==> flow/design.v <==
module regfile(clock,raddr1,rout1,raddr2,rout2,wen,waddr,win);
    input clock;    
    input wen; 
    input [15:0] win;
    input [2:0] raddr1,raddr2;
    input [2:0] waddr;
    output [15:0] rout1,rout2;
    reg [15:0] ram[7:0];
    assign rout1 = ram[raddr1];
    assign rout2 = ram[raddr2];
    always @(posedge clock) 
    begin
        ram[0]<=16'b0;
        if (wen) 
        begin
            if(waddr!=0) ram[waddr]<= win;
        end
    end
endmodule
module fetch_module(clock,reset,brbus,inst,imem_addr,imem_data);
    input clock;
    input reset;
    input [17:0]brbus;
    output [11:0]imem_addr;  
    input [15:0]imem_data;   
    output [15:0]inst;  
    reg [15:0]inst;
    reg [15:0] pc;
    wire brbus_valid;  
    wire brbus_taken;  
    wire [15:0]brbus_offset;
    assign brbus_valid=brbus[17];
    assign brbus_taken=brbus[16];
    assign brbus_offset=brbus[15:0];
    wire [15:0]rom_out;
    assign imem_addr=pc[12:1];
    assign rom_out=imem_data;
    reg rom_en;
    always @(posedge clock) begin
        if(reset==1) begin
            rom_en<=0;
        end
        else begin
            rom_en<=1;
        end
    end
    always @(posedge clock) begin
        if(reset==1) begin
            pc<=0;
        end
        else if(brbus_taken==1) begin
            pc<=pc+brbus_offset;
        end
        else if(brbus_valid==1) begin
            pc<=pc+2;
        end
    end
    always @(posedge clock) begin
        if(reset==1) begin
            inst<=0;
        end
        else begin
            inst<=(rom_en==1)? rom_out:16'h0000;
        end
    end
endmodule  
module decode_module(clock,reset,inst,ex_dest,mem_dest,wb_dest,wbbus,brbus,idbus);
    input clock;
    input reset;
    input [15:0]inst;
    input [2:0] ex_dest,mem_dest,wb_dest;
    input [19:0]wbbus;
    output [55:0]idbus;
    reg [55:0] idbus;
    output [17:0]brbus;
    wire wbbus_valid;
    wire [2:0]wbbus_dest;
    wire [15:0]wbbus_value;
    reg idbus_valid;
    wire [3:0]idbus_op;
    wire [2:0]idbus_dest;
    wire [15:0]idbus_value1;
    wire [15:0]idbus_value2;
    wire [15:0]idbus_stvalue;
    reg brbus_valid;
    reg brbus_taken;
    reg [15:0]brbus_offset;
    assign wbbus_valid=wbbus[19];
    assign wbbus_dest=wbbus[18:16];
    assign wbbus_value=wbbus[15:0];
    reg [15:0] inst_save;
    reg inst_save_valid;
    always @(posedge clock) begin
        if(reset==1) begin
            inst_save<=0;
            inst_save_valid<=1'b0;
        end
        else begin
            if(brbus_valid==1) begin
                inst_save<=0;
                inst_save_valid<=1'b0;
            end
            else if(inst_save_valid==1'b0) begin
                inst_save<=inst;
                inst_save_valid<=1'b1;
            end
        end
    end
    reg [15:0] cur_inst;
    always @(*) begin
        if(inst_save_valid==0) begin
            cur_inst<=inst;
        end
        else begin
            cur_inst<=inst_save;
        end
    end
    reg [2:0]reg_rd_addr2;
    always @(*) begin
        if(cur_inst[15:12]==4'b1011) begin  
            reg_rd_addr2<=cur_inst[11:9];
        end
        else begin
            reg_rd_addr2<=cur_inst[5:3];
        end
    end
    regfile registers(.clock(clock),.raddr1(cur_inst[8:6]),.rout1(idbus_value1),.raddr2(reg_rd_addr2),
                .rout2(idbus_value2),.wen(wbbus_valid),.waddr(wbbus_dest),.win(wbbus_value));
    assign idbus_stvalue={{11{cur_inst[5]}},cur_inst[4:0]};
    assign idbus_op=cur_inst[15:12];
    assign idbus_dest=cur_inst[11:9];
    reg reset_over;
    always @(posedge clock) begin
        if(reset==1) begin
            reset_over<=0;
        end
        else begin
            reset_over<=1;
        end
    end
    always @(*) begin
        if(reset_over==1) begin
            brbus_valid<=1'b1;
        end
        else begin
            brbus_valid<=1'b0;
        end
        if((cur_inst[8:6]!=0)&&((cur_inst[8:6]==ex_dest)||(cur_inst[8:6]==mem_dest)||(cur_inst[8:6]==wb_dest))) begin
            brbus_valid<=1'b0;
        end
        if(cur_inst[15:14]!=4'b11) begin
            if((cur_inst[11:9]!=0)&&((cur_inst[11:9]==ex_dest)||(cur_inst[11:9]==mem_dest)||(cur_inst[11:9]==wb_dest))) begin
                brbus_valid<=1'b0;
            end
            if((cur_inst[15]==1'b0)||(cur_inst[15:12]==4'b1000)) begin
                if((cur_inst[5:3]!=0)&&((cur_inst[5:3]==ex_dest)||(cur_inst[5:3]==mem_dest)||(cur_inst[5:3]==wb_dest))) begin
                    brbus_valid<=1'b0;
                end
            end
        end
    end
    always @(*) begin
        brbus_taken<=1'b0;
        brbus_offset<=16'h0000;
        if(cur_inst[15:14]==2'b11) begin  
            if((cur_inst[8:6]==0)||((cur_inst[8:6]!=ex_dest)&&(cur_inst[8:6]!=mem_dest)&&(cur_inst[8:6]!=wb_dest))) begin
                case(cur_inst[10:9])
                    2'b00: begin  
                        if(idbus_value1==0) begin
                            brbus_taken<=1'b1;
                            brbus_offset<={{11{cur_inst[5]}},cur_inst[4:0]};
                        end
                    end
                    2'b01: begin  
                        if((idbus_value1[15]==0)&&(idbus_value1[14:0]!=0)) begin
                            brbus_taken<=1'b1;
                            brbus_offset<={{11{cur_inst[5]}},cur_inst[4:0]};
                        end
                    end
                    2'b10: begin  
                        if((idbus_value1[15]==1)||(idbus_value1==0)) begin
                            brbus_taken<=1'b1;
                            brbus_offset<={{11{cur_inst[5]}},cur_inst[4:0]};
                        end
                    end
                endcase
            end
        end
    end
    always @(posedge clock) begin
        if(reset==1) begin
            idbus_valid<=0;
        end
        else begin
            idbus_valid<=brbus_valid;
        end
    end
    assign brbus[17]=brbus_valid;
    assign brbus[16]=brbus_taken;
    assign brbus[15:0]=brbus_offset;
    always @(posedge clock) begin
        if(reset==1) begin
            idbus<=0;
        end
        else begin
            idbus[55]<=brbus_valid;
            idbus[54:51]<=idbus_op;
            idbus[50:48]<=idbus_dest;
            idbus[47:32]<=idbus_value1;
            idbus[31:16]<=idbus_value2;
            idbus[15:0]<=idbus_stvalue;
        end
    end
endmodule
module alu_module(clock,reset,idbus,exbus,ex_dest);
    input clock;
    input reset;
    input [55:0]idbus;
    output [39:0]exbus;
    reg [39:0]exbus;
    output [2:0]ex_dest;
    reg [2:0]ex_dest;
    wire idbus_valid;
    wire [3:0]idbus_op;
    wire [2:0]idbus_dest;
    wire [15:0]idbus_value1;
    wire [15:0]idbus_value2;
    wire [15:0]idbus_stvalue;
    reg exbus_valid;
    reg [3:0]exbus_op;
    reg [2:0]exbus_dest;
    reg [15:0]exbus_exresult;
    reg [15:0]exbus_stvalue;
    assign idbus_valid=idbus[55];
    assign idbus_op=idbus[54:51];
    assign idbus_dest=idbus[50:48];
    assign idbus_value1=idbus[47:32];
    assign idbus_value2=idbus[31:16];
    assign idbus_stvalue=idbus[15:0];
    always @(*) begin
        if(idbus_valid==1) begin
            ex_dest<=idbus_dest;
        end
        else begin
            ex_dest<=0;
        end
    end
    always @(*) begin
        exbus_valid<=0;
        exbus_op<=0;
        exbus_dest<=0;
        exbus_exresult<=16'h0000;
        exbus_stvalue<=16'h0000;
        if(idbus_valid==1'b1) begin
            exbus_valid<=1;
            exbus_op<=idbus_op;
            exbus_dest<=idbus_dest;
            case(idbus_op)
                4'b0001: begin  
                    exbus_exresult<=idbus_value1+idbus_value2;
                end
                4'b0010: begin  
                    exbus_exresult<=idbus_value1-idbus_value2;
                end
                4'b0011: begin  
                    exbus_exresult<=idbus_value1&idbus_value2;
                end
                4'b0100: begin  
                    exbus_exresult<=idbus_value1|idbus_value2;
                end
                4'b0101: begin  
                    exbus_exresult<=~idbus_value1;
                end
                4'b0110: begin  
                    exbus_exresult<=idbus_value1<<idbus_value2[3:0];
                end
                4'b0111: begin  
                    exbus_exresult<=(~(16'hffff>>idbus_value2[3:0]))|(idbus_value1>>idbus_value2[3:0]);
                end
                4'b1000: begin  
                    exbus_exresult<=idbus_value1>>idbus_value2[3:0];
                end
                4'b1001: begin  
                    exbus_exresult<=idbus_value1+idbus_stvalue;
                end
                4'b1010: begin  
                    exbus_exresult<=idbus_value1+idbus_stvalue;
                end
                4'b1011: begin  
                    exbus_exresult<=idbus_value1+idbus_stvalue;
                    exbus_stvalue<=idbus_value2;
                end
            endcase
        end
    end
    always @(posedge clock) begin
        if(reset==1) begin
            exbus<=0;
        end
        else begin
            exbus[39]<=exbus_valid;
            exbus[38:35]<=exbus_op;
            exbus[34:32]<=exbus_dest;
            exbus[31:16]<=exbus_exresult;
            exbus[15:0]<=exbus_stvalue;
        end
    end
endmodule 
module mem_module(clock,reset,exbus,membus,mem_dest,dmem_addr,dmem_we,dmem_wdata,dmem_rdata);
    input clock;
    input reset;
    output [11:0]dmem_addr;   
    output dmem_we;           
    output [15:0]dmem_wdata;  
    input [15:0]dmem_rdata;   
    input [39:0]exbus;
    output [39:0]membus;
    reg [39:0] membus;
    output [2:0]mem_dest;
    reg [2:0]mem_dest;
    wire exbus_valid;
    wire [3:0]exbus_op;
    wire [2:0]exbus_dest;
    wire [15:0]exbus_exresult;
    wire [15:0]exbus_stvalue;
    wire membus_valid;
    wire [3:0]membus_op;
    wire [2:0]membus_dest;
    wire [15:0]membus_exresult;
    wire [15:0]membus_memresult;
    assign exbus_valid=exbus[39];
    assign exbus_op=exbus[38:35];
    assign exbus_dest=exbus[34:32];
    assign exbus_exresult=exbus[31:16];
    assign exbus_stvalue=exbus[15:0];
    always @(*) begin
        if(exbus_valid==1) begin
            mem_dest<=exbus_dest;
        end
        else begin
            mem_dest<=0;
        end
end
    reg rd_wr;  
    always @(*) begin
        rd_wr<=0;
        if(exbus_op==4'b1011) begin  
            rd_wr<=1;
        end
    end
    assign membus_valid=exbus_valid;
    assign membus_op=exbus_op;
    assign membus_dest=exbus_dest;
    assign membus_exresult=exbus_exresult;
    assign dmem_addr=exbus_exresult[11:0];
    assign dmem_we=rd_wr;
    assign dmem_wdata=exbus_stvalue;
    assign membus_memresult=dmem_rdata;
    always @(posedge clock) begin
        if(reset==1) begin
            membus<=0;
        end
        else begin
            membus[39]<=membus_valid;
            membus[38:35]<=membus_op;
            membus[34:32]<=membus_dest;
            membus[31:16]<=membus_exresult;
            membus[15:0]<=membus_memresult;
        end
    end
endmodule 
module wb_module(clock,reset,membus,wbbus,wb_dest);
    input clock;
    input reset;
    input [39:0]membus;
    output [19:0]wbbus;
    reg [19:0]wbbus;
    output [2:0]wb_dest;
    reg [2:0]wb_dest;
    wire membus_valid;
    wire [3:0]membus_op;
    wire [2:0]membus_dest;
    wire [15:0]membus_exresult;
    wire [15:0]membus_memresult;
    reg wbbus_valid;
    reg [2:0]wbbus_dest;
    reg [15:0]wbbus_value;
    assign membus_valid=membus[39];
    assign membus_op=membus[38:35];
    assign membus_dest=membus[34:32];
    assign membus_exresult=membus[31:16];
    assign membus_memresult=membus[15:0];
    always @(*) begin
        if(membus_valid==1) begin
            wb_dest<=membus_dest;
        end
        else begin
            wb_dest<=0;
        end
    end
    always @(*) begin
        wbbus_valid<=0;
        wbbus_dest<=0;
        wbbus_value<=0;
        if(membus_valid==1) begin
            if((membus_op[3]==1'b0)||((membus_op[3:2]==2'b10)&&(membus_op[1:0]!=2'b11))) begin
                wbbus_valid<=1;
                wbbus_dest<=membus_dest;
                wbbus_value<=(membus_op[3:1]==3'b101)? membus_memresult:membus_exresult;
            end
        end
    end
    always @(*) begin
        wbbus[19]<=wbbus_valid;
        wbbus[18:16]<=wbbus_dest;
        wbbus[15:0]<=wbbus_value;
    end
endmodule
module cpu(clock,reset,imem_addr,imem_data,dmem_addr,dmem_we,dmem_wdata,dmem_rdata);
    input clock;
    input reset;
    output [11:0]imem_addr;
    input [15:0]imem_data;
    output [11:0]dmem_addr;
    output dmem_we;
    output [15:0]dmem_wdata;
    input [15:0]dmem_rdata;
    wire [17:0]brbus;
    wire [15:0]inst;
    wire [2:0] ex_dest,mem_dest,wb_dest;
    wire [19:0]wbbus;
    wire [55:0]idbus;
    wire [39:0]exbus;
    wire [39:0]membus;
    fetch_module fetch(.clock(clock),.reset(reset),.brbus(brbus),.inst(inst),.imem_addr(imem_addr),.imem_data(imem_data));
    decode_module decode(.clock(clock),.reset(reset),.inst(inst),.ex_dest(ex_dest),.mem_dest(mem_dest),
                        .wb_dest(wb_dest),.wbbus(wbbus),.brbus(brbus),.idbus(idbus));
    alu_module alu(.clock(clock),.reset(reset),.idbus(idbus),.exbus(exbus),.ex_dest(ex_dest));
    mem_module mem(.clock(clock),.reset(reset),.exbus(exbus),.membus(membus),.mem_dest(mem_dest),
                   .dmem_addr(dmem_addr),.dmem_we(dmem_we),.dmem_wdata(dmem_wdata),.dmem_rdata(dmem_rdata));
    wb_module wb(.clock(clock),.reset(reset),.membus(membus),.wbbus(wbbus),.wb_dest(wb_dest));
endmodule
Step by step through the tools: cpu

The steps from the RTL of cpu to its reports follow in flow order.
Line numbers count from 1 in the design file above.
A cell with - has no value.

Top: cpu
Clock input: clock
Cell library: sky130hd
Corner: tt_025C_1v80

Elaborated design

Source: Yosys, flattened and elaborated, memories not mapped. Widths are those after wreduce. Registers that Yosys merges into a memory's read port (data or address) are not register bits. Print and check cells do not count. Equal cells are merged and count once.
Memory sizes are those after Yosys's memory passes, which may raise the word count (mostly to a power of two), join words into wider ones and drop unused or constant bits.

$add $sub $neg: 5
Multiply operators: 0
Divide/modulo/power cells: 0
$lt $le $gt $ge: 0
Eq/ne operators: 33
Shifts and indexed selects: 3
Multiplexer cells: 42
Bitwise logic cells: 11
Reduce/logical cells: 31

Operator list:

| operator                                    | count |
| two-way mux 16 bit                          | 13 |
| case mux 16 bit (select 9 bit)              | 1 |
| adder 16 bit                                | 3 |
| case mux 16 bit (select 3 bit)              | 1 |
| bitwise OR 16 bit                           | 2 |
| NOT 16 bit                                  | 2 |
| == test 4 bit with constant B               | 7 |
| == test 3 bit                               | 9 |
| two-way mux 3 bit                           | 8 |
| two-way mux 1 bit                           | 18 |
| subtractor 16 bit                           | 1 |
| bitwise AND 16 bit                          | 1 |
| adder 16 x 2 -> 16 bit with constant B      | 1 |
| << shifter 16 x 4 -> 16 bit                 | 1 |
| >> shifter 16 x 4 -> 16 bit                 | 1 |
| >> shifter 16 x 4 -> 16 bit with constant A | 1 |
| zero test 16 bit                            | 1 |
| == test 4 x 3 -> 1 bit with constant B      | 4 |
| nonzero test 15 bit                         | 1 |
| nonzero test 3 bit                          | 4 |
| logical OR 1 bit                            | 10 |
| inequality test 3 bit                       | 3 |
| == test 4 x 2 -> 1 bit with constant B      | 2 |
| logical AND 1 bit                           | 7 |
| NOT 1 bit                                   | 6 |
| == test 2 bit with constant B               | 3 |
| OR reduction 2 bit                          | 3 |
| OR reduction 3 bit                          | 2 |

Not listed: further kinds 8, cells in them 9.

Flip-flop bits (word level): 160
Latch bits: 0
Memory bits (writable): 128
Bits in read-only memories: 0
Clocked read ports x word width: 16
Memories: 1
Word-level cells: 146

Memory list:

| name                 | words | bits a word | read ports | write ports | RTL line | source |
| decode.registers.ram | 8     | 16          | 2          | 2           | 8        | `reg [15:0] ram[7:0];` |

Longest topological paths

Depth = most cells in a row (Yosys ltp): at word level without a register or memory, in the mapped netlist without a sequential cell, where the memories' decode and read muxes count.

Depth after elaboration: 12
ABC_AREA: 0
Mapped depth: 25
Mapped depth without buffers: 20

Synthesis result

Source: synth_stat.txt of the flow (Yosys; design flattened, memories mapped). It holds for the ABC_AREA given above (unset counts as 0); a run with the other value may have another netlist.

Standard cells after synthesis: 1587
Chip area (Yosys): 15745.1 um^2
Sequential part of the area: 7146.9 um^2
Flip-flops: 301
Buffer cells: 136

Cell types:

| cell type                 | count | area in all (um^2) |
| sky130_fd_sc_hd__dfxtp_1  | 189   | 3.78E+03 |
| sky130_fd_sc_hd__edfxtp_1 | 112   | 3.36E+03 |
| sky130_fd_sc_hd__mux4_2   | 43    | 968.429 |
| sky130_fd_sc_hd__mux2i_1  | 80    | 800.768 |
| sky130_fd_sc_hd__nor2_1   | 196   | 735.706 |
| sky130_fd_sc_hd__a21oi_1  | 107   | 535.514 |
| sky130_fd_sc_hd__o21ai_0  | 95    | 475.456 |
| sky130_fd_sc_hd__ha_1     | 32    | 400.384 |
| sky130_fd_sc_hd__nand2_1  | 106   | 397.882 |
| sky130_fd_sc_hd__buf_4    | 44    | 330.317 |
| sky130_fd_sc_hd__nor2b_1  | 52    | 325.312 |
| sky130_fd_sc_hd__xnor2_1  | 35    | 306.544 |
| sky130_fd_sc_hd__and2_1   | 46    | 287.776 |
| sky130_fd_sc_hd__clkbuf_1 | 64    | 240.23 |
| sky130_fd_sc_hd__o211ai_1 | 24    | 180.173 |
| sky130_fd_sc_hd__a221oi_1 | 18    | 157.651 |
| sky130_fd_sc_hd__a21o_1   | 20    | 150.144 |
| sky130_fd_sc_hd__nor3_1   | 30    | 150.144 |

Other cell types: 58; their cells: 294.
By module: a second synthesis without flattening, with its own total; a netlist apart from the flattened one above.

Cell total of the unflattened synthesis: 1488
Area (unflattened synthesis): 16712.3 um^2

Each row is one instance without its submodules.

Modules:

| module        | times used | cells | area (um^2) |
| regfile       | 1          | 255   | 5883.1 |
| alu_module    | 1          | 600   | 4508.1 |
| decode_module | 1          | 263   | 2786.4 |
| fetch_module  | 1          | 188   | 1747.9 |
| mem_module    | 1          | 116   | 1395.1 |
| wb_module     | 1          | 66    | 391.6 |
| cpu           | 1          | 0     | 0.0 |

Path before layout

Source: OpenSTA report_checks on the synthesized netlist (no wires, ideal clock, input and output delay 20% of the period each), path of least setup slack; recovery checks are left aside. Register names are those of the netlist, which keeps one name where synthesis merged equal registers.

Path kind: register to register
From: register decode.inst_save_valid
To: register fetch.pc[12]
Period: 8.0 ns
Time at the first pin: 0.000 ns
Data arrival time: 5.085 ns
Required time: 7.927 ns
Path slack: 2.842 ns
Delay of the path: 5.158 ns
Driving pins on the path: 26
Path buffers: 5
Period reached after synthesis: 5.158 ns

"delay of the path" is the arrival time less input delay plus setup time.
"driving pins on the path" counts driving pins, that of a launching flip-flop among them; a cell with two outputs on the path counts twice.
"period reached after synthesis" = period - worst setup slack (recovery checks aside). The figure is calculated, with input and output delays left at 20% of the set period.
Between the ends stands the longest chain of elaborated cells between them, by number of cells; it is not shown to be the way that was timed. Of several equally long chains one is given.
A line is the first line of the expression or statement that the cell stems from. Yosys adds cells for indexed reads and writes and turns some case tables into memories.
At most two assigning lines are given for a register; there are more.

Cell sequence: sky130_fd_sc_hd__dfxtp_1 > sky130_fd_sc_hd__buf_6 > sky130_fd_sc_hd__mux2_4 > sky130_fd_sc_hd__buf_4 > sky130_fd_sc_hd__buf_2 > sky130_fd_sc_hd__mux2i_1 > sky130_fd_sc_hd__o22ai_1 > sky130_fd_sc_hd__a21oi_1 > sky130_fd_sc_hd__nand4_1 > sky130_fd_sc_hd__nor4_2 > sky130_fd_sc_hd__mux2i_1 > sky130_fd_sc_hd__and2_1 > sky130_fd_sc_hd__buf_2 > sky130_fd_sc_hd__buf_6 > sky130_fd_sc_hd__nor2_1 > sky130_fd_sc_hd__ha_1 > sky130_fd_sc_hd__fa_1 > sky130_fd_sc_hd__a21oi_1 > sky130_fd_sc_hd__o21ai_0 > sky130_fd_sc_hd__and2_1 > sky130_fd_sc_hd__o41ai_1 > sky130_fd_sc_hd__o21ai_0 > sky130_fd_sc_hd__o41ai_1 > sky130_fd_sc_hd__xor2_1 > sky130_fd_sc_hd__a211o_1 > sky130_fd_sc_hd__o211ai_2
Length of the longest elaborated chain: 12
Elaborated cells on any way between the ends: 64
Those cells by class: 1 x add/sub; 17 x eq/ne; 20 x mux; 2 x logic; 23 x reduce/logical; 1 x memory

RTL lines, path after synthesis:

| element             | RTL line | source |
| start: declaration  | 92       | `reg inst_save_valid;` |
| start: assignment   | 96       | `inst_save_valid<=1'b0;` |
| start: assignment   | 101      | `inst_save_valid<=1'b0;` |
| two-way mux 16 bit  | 111      | `if(inst_save_valid==0) begin` |
| == test 3 bit       | 148      | `if((cur_inst[8:6]!=0)&&((cur_inst[8:6]==ex_dest)\|\|(cur_inst[8:6]==mem_dest)\|\|(cur_inst[8:6]==wb_dest))) begin` |
| logical OR 1 bit x2 | 148      |  |
| logical AND 1 bit   | 148      |  |
| two-way mux 1 bit   | 148      |  |
| two-way mux 1 bit   | 152      | `if((cur_inst[11:9]!=0)&&((cur_inst[11:9]==ex_dest)\|\|(cur_inst[11:9]==mem_dest)\|\|(cur_inst[11:9]==wb_dest))) be ...` |
| two-way mux 1 bit   | 156      | `if((cur_inst[5:3]!=0)&&((cur_inst[5:3]==ex_dest)\|\|(cur_inst[5:3]==mem_dest)\|\|(cur_inst[5:3]==wb_dest))) begin` |
| two-way mux 1 bit   | 155      | `if((cur_inst[15]==1'b0)\|\|(cur_inst[15:12]==4'b1000)) begin` |
| two-way mux 1 bit   | 151      | `if(cur_inst[15:14]!=4'b11) begin` |
| two-way mux 16 bit  | 54       | `else if(brbus_valid==1) begin` |
| two-way mux 16 bit  | 51       | `else if(brbus_taken==1) begin` |
| end: assignment     | 52       | `pc<=pc+brbus_offset;` |
| end: assignment     | 55       | `pc<=pc+2;` |
| end: declaration    | 28       | `reg [15:0] pc;` |

Timing after layout

From the final timing report of record 1: the path of least setup slack in the routed layout; clock arrival at registers is part of the times.

Path kind: register to register
From: register decode.inst_save_valid
To: register fetch.pc[12]
Period: 8.7 ns
Time at the first pin: 0.53 ns
Data arrival time: 7.22 ns
Required time: 9.24 ns
Path slack: 2.02 ns
Driving pins on the path: 26
Path buffers: 5

Between the ends stands the longest chain of elaborated cells between them, by number of cells; it is not shown to be the way that was timed. Of several equally long chains one is given.
At most two assigning lines are given for a register; there are more.

Cell sequence: sky130_fd_sc_hd__dfxtp_1 > sky130_fd_sc_hd__buf_6 > sky130_fd_sc_hd__mux2_2 > sky130_fd_sc_hd__buf_2 > sky130_fd_sc_hd__nand2_2 > sky130_fd_sc_hd__buf_4 > sky130_fd_sc_hd__o22ai_1 > sky130_fd_sc_hd__a21oi_2 > sky130_fd_sc_hd__nand4_1 > sky130_fd_sc_hd__nor4_4 > sky130_fd_sc_hd__mux2i_4 > sky130_fd_sc_hd__and2_1 > sky130_fd_sc_hd__buf_2 > sky130_fd_sc_hd__buf_6 > sky130_fd_sc_hd__nor2_1 > sky130_fd_sc_hd__ha_1 > sky130_fd_sc_hd__fa_1 > sky130_fd_sc_hd__a21oi_1 > sky130_fd_sc_hd__o21ai_0 > sky130_fd_sc_hd__and2_1 > sky130_fd_sc_hd__o41ai_4 > sky130_fd_sc_hd__o21ai_0 > sky130_fd_sc_hd__o41ai_2 > sky130_fd_sc_hd__xor2_1 > sky130_fd_sc_hd__a211o_1 > sky130_fd_sc_hd__o211ai_2
Length of the longest elaborated chain: 12
Elaborated cells on any way between the ends: 64
Those cells by class: 1 x add/sub; 17 x eq/ne; 20 x mux; 2 x logic; 23 x reduce/logical; 1 x memory

RTL lines, path after layout:

| element             | RTL line | source |
| start: declaration  | 92       | `reg inst_save_valid;` |
| start: assignment   | 96       | `inst_save_valid<=1'b0;` |
| start: assignment   | 101      | `inst_save_valid<=1'b0;` |
| two-way mux 16 bit  | 111      | `if(inst_save_valid==0) begin` |
| == test 3 bit       | 148      | `if((cur_inst[8:6]!=0)&&((cur_inst[8:6]==ex_dest)\|\|(cur_inst[8:6]==mem_dest)\|\|(cur_inst[8:6]==wb_dest))) begin` |
| logical OR 1 bit x2 | 148      |  |
| logical AND 1 bit   | 148      |  |
| two-way mux 1 bit   | 148      |  |
| two-way mux 1 bit   | 152      | `if((cur_inst[11:9]!=0)&&((cur_inst[11:9]==ex_dest)\|\|(cur_inst[11:9]==mem_dest)\|\|(cur_inst[11:9]==wb_dest))) be ...` |
| two-way mux 1 bit   | 156      | `if((cur_inst[5:3]!=0)&&((cur_inst[5:3]==ex_dest)\|\|(cur_inst[5:3]==mem_dest)\|\|(cur_inst[5:3]==wb_dest))) begin` |
| two-way mux 1 bit   | 155      | `if((cur_inst[15]==1'b0)\|\|(cur_inst[15:12]==4'b1000)) begin` |
| two-way mux 1 bit   | 151      | `if(cur_inst[15:14]!=4'b11) begin` |
| two-way mux 16 bit  | 54       | `else if(brbus_valid==1) begin` |
| two-way mux 16 bit  | 51       | `else if(brbus_taken==1) begin` |
| end: assignment     | 52       | `pc<=pc+brbus_offset;` |
| end: assignment     | 55       | `pc<=pc+2;` |
| end: declaration    | 28       | `reg [15:0] pc;` |

==> results <==
Top module cpu; platform sky130hd; tools Yosys and OpenROAD; 4 stored runs in no particular order. Input and output delays are each 20% of the period that was set; the output load is 0.01 pF.
"reached clock period" = clock period - worst setup slack. The figure is calculated, with input and output delays left at 20% of the set period.
"power consumption": no workload was simulated; the value follows from the tool's default switching activity.
A setting shown as - is not set for that run.

| name                                 | record 1 | record 2 | record 3 | record 4 |
| ABC_AREA                             | 0        | 0        | 0        | 1        |
| CAP_MARGIN                           | 0        | 10       | 10       | 10       |
| CELL_PAD_IN_SITES_DETAIL_PLACEMENT   | 2        | 0        | 0        | 0        |
| CELL_PAD_IN_SITES_GLOBAL_PLACEMENT   | 1        | -        | -        | -        |
| CORE_ASPECT_RATIO                    | 0.68     | -        | -        | -        |
| CORE_MARGIN                          | 5        | 2        | 2        | 2        |
| CORE_UTILIZATION                     | 16       | 39       | 39       | 39       |
| CTS_CLUSTER_DIAMETER                 | 122      | 122      | 122      | -        |
| CTS_CLUSTER_SIZE                     | 61       | 90       | 90       | 90       |
| GPL_ROUTABILITY_DRIVEN               | 0        | 1        | 0        | 1        |
| GPL_TIMING_DRIVEN                    | 0        | 1        | 1        | 1        |
| MAX_ROUTING_LAYER                    | met5     | met4     | met5     | -        |
| MIN_ROUTING_LAYER                    | met2     | met2     | met2     | -        |
| SETUP_SLACK_MARGIN                   | 1.98     | 1.98     | 1.98     | -        |
| SLEW_MARGIN                          | 25       | 10       | 10       | 20       |
| TNS_END_PERCENT                      | 55       | 55       | 55       | 55       |
| period_ns                            | 8.7      | 8.7      | 8.7      | 8.7      |
| HOLD_SLACK_MARGIN                    | -        | 0.18     | 0.18     | 0.18     |
| PLACE_DENSITY_LB_ADDON               | -        | 0.15     | -        | 0.29     |
| chip area in the Yosys report (um^2) | 15745.1  | 15745.1  | 15745.1  | 16402.0  |
| die area (um^2)                      | 104897.0 | 41994.3  | 41994.3  | 43712.4  |
| std-cell area (final layout) (um^2)  | 19025.7  | 17235.3  | 17252.8  | 18529.0  |
| utilization in the final report      | 0.196    | 0.433    | 0.433    | 0.444    |
| setup slack of the worst path (ns)   | 2.023    | 2.469    | 2.423    | 2.870    |
| smallest hold slack (ns)             | 0.410    | 0.425    | 0.421    | 0.411    |
| power consumption (W)                | 0.002922 | 0.002807 | 0.002773 | 0.003676 |
| reached clock period (ns)            | 6.677    | 6.231    | 6.277    | 5.830    |
